==> flow/design.v <==
module std_fp_mult_pipe #(
    parameter WIDTH = 32,
    parameter INT_WIDTH = 16,
    parameter FRAC_WIDTH = 16,
    parameter SIGNED = 0
) (
    input  logic [WIDTH-1:0] left,
    input  logic [WIDTH-1:0] right,
    input  logic             go,
    input  logic             clk,
    input  logic             reset,
    output logic [WIDTH-1:0] out,
    output logic             done
);
  logic [WIDTH-1:0]          rtmp;
  logic [WIDTH-1:0]          ltmp;
  logic [(WIDTH << 1) - 1:0] out_tmp;
  logic done_buf[2:0];
  assign done = done_buf[2];
  assign out = out_tmp[(WIDTH << 1) - INT_WIDTH - 1 : WIDTH - INT_WIDTH];
  logic start;
  assign start = go & done_buf[0] == 0 & done_buf[1] == 0;
  always_ff @(posedge clk) begin
    if (start)
      done_buf[0] <= 1;
    else
      done_buf[0] <= 0;
  end
  always_ff @(posedge clk) begin
    if (go) begin
      done_buf[2] <= done_buf[1];
      done_buf[1] <= done_buf[0];
    end else begin
      done_buf[2] <= 0;
      done_buf[1] <= 0;
    end
  end
  always_ff @(posedge clk) begin
    if (reset) begin
      rtmp <= 0;
      ltmp <= 0;
      out_tmp <= 0;
    end else if (go) begin
      if (SIGNED) begin
        rtmp <= $signed(right);
        ltmp <= $signed(left);
        out_tmp <= $signed(
          { {WIDTH{ltmp[WIDTH-1]}}, ltmp} *
          { {WIDTH{rtmp[WIDTH-1]}}, rtmp}
        );
      end else begin
        rtmp <= right;
        ltmp <= left;
        out_tmp <= ltmp * rtmp;
      end
    end else begin
      rtmp <= 0;
      ltmp <= 0;
      out_tmp <= out_tmp;
    end
  end
endmodule
module std_fp_smult_pipe #(
    parameter WIDTH = 32,
    parameter INT_WIDTH = 16,
    parameter FRAC_WIDTH = 16
) (
    input  [WIDTH-1:0]              left,
    input  [WIDTH-1:0]              right,
    input  logic                    reset,
    input  logic                    go,
    input  logic                    clk,
    output logic [WIDTH-1:0]        out,
    output logic                    done
);
  std_fp_mult_pipe #(
    .WIDTH(WIDTH),
    .INT_WIDTH(INT_WIDTH),
    .FRAC_WIDTH(FRAC_WIDTH),
    .SIGNED(1)
  ) comp (
    .clk(clk),
    .done(done),
    .reset(reset),
    .go(go),
    .left(left),
    .right(right),
    .out(out)
  );
endmodule
From RTL to reports: std_fp_smult_pipe
Tool output for the design above, in the order of the flow.
Line numbers count from 1 in the design file above.
Cell names lack the library's common part.
A cell with -- has no value.
- top: std_fp_smult_pipe
- clock: clk
- library: sky130hd
- corner: tt_025C_1v80

Word-level counts
Counts by Yosys on the flattened word-level netlist (proc, flatten, opt, wreduce). Print and check cells are left out. Cells with the same type and inputs are merged into one.
- bits in writable memories: 0
- input port bits: 67
- elaborated cells: 14
- clocked read ports x word width: 0
- memory cells: 0
- bits in registers: 115
- bits in latches: 0
- memory bits (read-only): 0
- div/mod/pow operators at 0
- shift operators at 0
- noted muxes and demuxes: 1
- multiply operators: 1
- bitwise logic cells: 5
- noted equal/unequal tests: 0
- reduce/logical cells at 1
- $add $sub $neg: 0
- $lt $le $gt $ge: 0
- operators by type and width (operator ; number):
    multiplier 32 x 32 -> 48 bit ; 1
    NOT 1 bit ; 3
    bitwise AND 1 bit ; 2
    OR reduction 2 bit ; 1
    two-way mux 1 bit ; 1

Logic depth
Depth = most cells in a row (Yosys ltp): at word level without a register or memory, in the mapped netlist without a sequential cell, where the memories' decode and read muxes count.
- noted depth after elaboration: 4
- ABC_AREA at 0
- noted depth in mapped cells: 30
- mapped depth without buffers at 27

After synthesis
Yosys stat after the flow's synthesis: flattened, memories mapped to cells. It holds for the ABC_AREA given above (unset counts as 0); a run with the other value may have another netlist.
- noted buffer cells: 193
- noted standard cells after synthesis: 3391
- noted cell area after synthesis: 31769.2 um^2
- sequential area at 1981.9 um^2
- noted flip-flops: 99
- cells by type (type ; number):
    fa_1 ; 838
    and2_1 ; 532
    inv_1 ; 786
    ha_1 ; 163
    dfxtp_1 ; 99
    nand2_1 ; 446
    clkbuf_1 ; 191
    xnor2_1 ; 47
    mux2i_1 ; 20
    a21o_1 ; 25
    a21oi_1 ; 37
    xor2_1 ; 20
    nor2_1 ; 38
    o21ai_0 ; 23
    nand2b_1 ; 14
    nor2b_1 ; 14
    nand4_1 ; 9
    nor3b_1 ; 7
Not listed: further types 33, cells in them 82.
By module: a second synthesis without flattening, with its own total; a netlist apart from the flattened one above.
- cells (unflattened synthesis): 3375
- noted area total of the unflattened synthesis: 31739.2 um^2
Rows give one instance, submodules left out.
- modules (module ; instances ; seq. area (um^2) ; area (um^2) ; cells):
    std_fp_mult_pipe ; 1 ; 1981.9 ; 31739.2 ; 3375
    std_fp_smult_pipe ; 1 ; 0.0 ; 0.0 ; 0

Worst setup path after synthesis
OpenSTA on the mapped netlist: ideal clock, no wires. The path of least setup slack (recovery checks aside). Input and output delay are each 20% of the period. Register names are those of the netlist, which keeps one name where synthesis merged equal registers.
- kind: register -> register
- start: register comp.ltmp[31]
- end: register comp.out_tmp[43]
- period: 7500 ps
- noted driving pins on the path: 26
- data arrival time: 7168 ps
- noted path buffers: 2
- noted data required time: 7384 ps
- noted delay of the path: 7284 ps
- slack at 216 ps
- launch time at the first pin: 0 ps
- noted synthesis period reached: 7284 ps
"delay of the path" = arrival - input delay + setup time.
"driving pins on the path": output pins that drive a net of the path, with the launching flip-flop's if there is one; two outputs of one cell count as two.
"synthesis period reached" is the clock period less the worst setup slack; recovery checks do not enter. This is arithmetic on one report: input and output delays are still those of the set period (20% each).
The rows between start and end are the longest chain of elaborated cells between them; the timing report does not say that the signal goes this way. Where chains are equally long, one stands for them.
Each line given opens the expression or statement behind the cell; cells for indexed reads and writes are added by Yosys, which also makes memories of some case tables.
A register here has more assigning lines than the two given.
- path through: dfxtp_1 > clkbuf_1 > nand2_1 > inv_1 > fa_1 > fa_1 > fa_1 > inv_1 > fa_1 > inv_1 > fa_1 > fa_1 > fa_1 > inv_1 > fa_1 > inv_1 > ha_1 > clkbuf_1 > a21o_1 > o21bai_1 > a21o_1 > a221oi_1 > nand2_1 > and2_1 > or3_1 > a31o_2
- length of the longest elaborated chain: 1
- ends and longest elaborated chain, after synthesis (element ; RTL line ; text):
    start: declaration ; 16 ; logic [WIDTH-1:0]          ltmp;
    start: assignment ; 46 ; ltmp <= $signed(left);
    start: assignment ; 53 ; ltmp <= left;
    multiplier 32 x 32 -> 48 bit ; 48 ; { {WIDTH{ltmp[WIDTH-1]}}, ltmp} *
    end: assignment ; 47 ; out_tmp <= $signed(
    end: assignment ; 54 ; out_tmp <= ltmp * rtmp;
    end: declaration ; 17 ; logic [(WIDTH << 1) - 1:0] out_tmp;

Path in the finished layout
Path of least setup slack in the final report of stored run 1 (OpenROAD, finished layout, wires in). Where an end is a register, its clock arrival counts in the times.
The report prints the path's times to 10 ps; the period is as set.
- kind: register -> register
- start: register comp.rtmp[8]
- end: register comp.out_tmp[47]
- slack at 3210 ps
- launch time at the first pin: 400 ps
- period: 11400 ps
- data arrival time: 8520 ps
- noted data required time: 11730 ps
- noted driving pins on the path: 25
- noted path buffers: 0
The rows between start and end are the longest chain of elaborated cells between them; the timing report does not say that the signal goes this way. Where chains are equally long, one stands for them.
A register here has more assigning lines than the two given.
- path through: dfxtp_2 > nand2_1 > fa_1 > inv_1 > fa_1 > fa_1 > inv_1 > fa_1 > inv_1 > fa_1 > inv_1 > fa_1 > inv_1 > fa_1 > fa_1 > ha_1 > nand2_1 > nor2_1 > o2111ai_1 > a31oi_1 > nor2_1 > a2111oi_0 > or3_1 > nand3_1 > a21oi_1
- length of the longest elaborated chain: 1
- ends and longest elaborated chain, post-layout (element ; RTL line ; text):
    start: declaration ; 15 ; logic [WIDTH-1:0]          rtmp;
    start: assignment ; 45 ; rtmp <= $signed(right);
    start: assignment ; 52 ; rtmp <= right;
    multiplier 32 x 32 -> 48 bit ; 48 ; { {WIDTH{ltmp[WIDTH-1]}}, ltmp} *
    end: assignment ; 47 ; out_tmp <= $signed(
    end: assignment ; 54 ; out_tmp <= ltmp * rtmp;
    end: declaration ; 17 ; logic [(WIDTH << 1) - 1:0] out_tmp;

Appendix: measured runs

Top module std_fp_smult_pipe; platform sky130hd; tools Yosys and OpenROAD; 6 stored runs in no particular order. Input and output delays are each 20% of the period that was set; the output load is 0.01 pF.
"reached clock period" is the run's clock period less its worst setup slack. It is reckoned from that one timing run; input and output delays stay at 20% of the period that was set.
"allowed time less slack (worst setup path)" means the part of the period allowed to the worst setup path (the constraints hold back 20% at inputs and 20% at outputs) less its slack; where the path has registers, the arrival times of their clocks count too.
"power consumption": no workload was simulated; the value follows from the tool's default switching activity.
"allowed time less slack (worst setup path)" is known to 10 ps.

Stored run 1
Settings were CELL_PAD_IN_SITES_DETAIL_PLACEMENT = 1; MAX_ROUTING_LAYER = met4; TNS_END_PERCENT = 95; period_ns = 11.4; CAP_MARGIN = 20; CORE_MARGIN = 2; CORE_UTILIZATION = 40; SLEW_MARGIN = 20
- power consumption at 0.001767 W
- total negative slack at 0 ps
- setup slack of the worst path at 3211 ps
- noted the reached clock period: 8189 ps
- allowed time less slack (worst setup path) at 8190 ps
- type of the worst setup path: register -> register
- worst-case hold slack at 415 ps
- overall die area: 81693.1 um^2
- utilization at 43.1 %
- standard-cell area after layout: 34006.4 um^2
- netlist area reported by Yosys at 31769.2 um^2

Stored run 2
Settings were CELL_PAD_IN_SITES_GLOBAL_PLACEMENT = 2; CORE_ASPECT_RATIO = 0.97; CORE_MARGIN = 5; CORE_UTILIZATION = 40; CTS_CLUSTER_DIAMETER = 49; CTS_CLUSTER_SIZE = 11; GPL_TIMING_DRIVEN = 0; MIN_ROUTING_LAYER = met1; PLACE_DENSITY_LB_ADDON = 0.13; period_ns = 8.25; CAP_MARGIN = 20; SLEW_MARGIN = 20
- power consumption at 0.002511 W
- total negative slack at 0 ps
- setup slack of the worst path at 131 ps
- noted the reached clock period: 8119 ps
- allowed time less slack (worst setup path) at 8120 ps
- type of the worst setup path: register -> register
- worst-case hold slack at 412 ps
- overall die area: 85159.5 um^2
- utilization at 44.1 %
- standard-cell area after layout: 34608.2 um^2
- netlist area reported by Yosys at 31769.2 um^2

Stored run 3
Settings were ABC_AREA = 0; CELL_PAD_IN_SITES_DETAIL_PLACEMENT = 2; CELL_PAD_IN_SITES_GLOBAL_PLACEMENT = 0; CORE_MARGIN = 9; CORE_UTILIZATION = 26; CTS_CLUSTER_DIAMETER = 382; CTS_CLUSTER_SIZE = 65; GPL_ROUTABILITY_DRIVEN = 0; GPL_TIMING_DRIVEN = 0; MAX_ROUTING_LAYER = met4; PLACE_DENSITY_LB_ADDON = 0.05; TNS_END_PERCENT = 25; period_ns = 10.6; CAP_MARGIN = 20; SLEW_MARGIN = 20
- power consumption at 0.002008 W
- total negative slack at 0 ps
- setup slack of the worst path at 1261 ps
- noted the reached clock period: 9339 ps
- allowed time less slack (worst setup path) at 9340 ps
- type of the worst setup path: register -> register
- worst-case hold slack at 419 ps
- overall die area: 135097.0 um^2
- utilization at 29.1 %
- standard-cell area after layout: 35101.2 um^2
- netlist area reported by Yosys at 31769.2 um^2

Stored run 4
Settings were period_ns = 4.7; CAP_MARGIN = 20; CORE_MARGIN = 2; CORE_UTILIZATION = 40; SLEW_MARGIN = 20
- power consumption at 0.005144 W
- total negative slack at -66607 ps
- setup slack of the worst path at -2392 ps
- noted the reached clock period: 7092 ps
- allowed time less slack (worst setup path) at 7090 ps
- type of the worst setup path: register -> register
- worst-case hold slack at 419 ps
- overall die area: 81693.1 um^2
- utilization at 50.8 %
- standard-cell area after layout: 40034.6 um^2
- netlist area reported by Yosys at 31769.2 um^2

Stored run 5
Settings were ABC_AREA = 0; CELL_PAD_IN_SITES_DETAIL_PLACEMENT = 2; CELL_PAD_IN_SITES_GLOBAL_PLACEMENT = 0; CORE_MARGIN = 9; CORE_UTILIZATION = 26; CTS_CLUSTER_DIAMETER = 382; CTS_CLUSTER_SIZE = 53; GPL_TIMING_DRIVEN = 0; MAX_ROUTING_LAYER = met4; PLACE_DENSITY_LB_ADDON = 0.05; TNS_END_PERCENT = 25; period_ns = 10.6; CAP_MARGIN = 20; SLEW_MARGIN = 20
- power consumption at 0.002008 W
- total negative slack at 0 ps
- setup slack of the worst path at 1261 ps
- noted the reached clock period: 9339 ps
- allowed time less slack (worst setup path) at 9340 ps
- type of the worst setup path: register -> register
- worst-case hold slack at 419 ps
- overall die area: 135097.0 um^2
- utilization at 29.1 %
- standard-cell area after layout: 35101.2 um^2
- netlist area reported by Yosys at 31769.2 um^2

Stored run 6
Settings were CELL_PAD_IN_SITES_DETAIL_PLACEMENT = 2; CORE_ASPECT_RATIO = 0.59; CORE_UTILIZATION = 72; CTS_CLUSTER_DIAMETER = 365; CTS_CLUSTER_SIZE = 89; GPL_ROUTABILITY_DRIVEN = 0; GPL_TIMING_DRIVEN = 0; HOLD_SLACK_MARGIN = 0.06; MAX_ROUTING_LAYER = met4; PLACE_DENSITY_LB_ADDON = 0.18; SETUP_SLACK_MARGIN = 2.7; TNS_END_PERCENT = 20; period_ns = 9.66; CAP_MARGIN = 20; CORE_MARGIN = 2; SLEW_MARGIN = 20
- incomplete, placement halted on a tool error
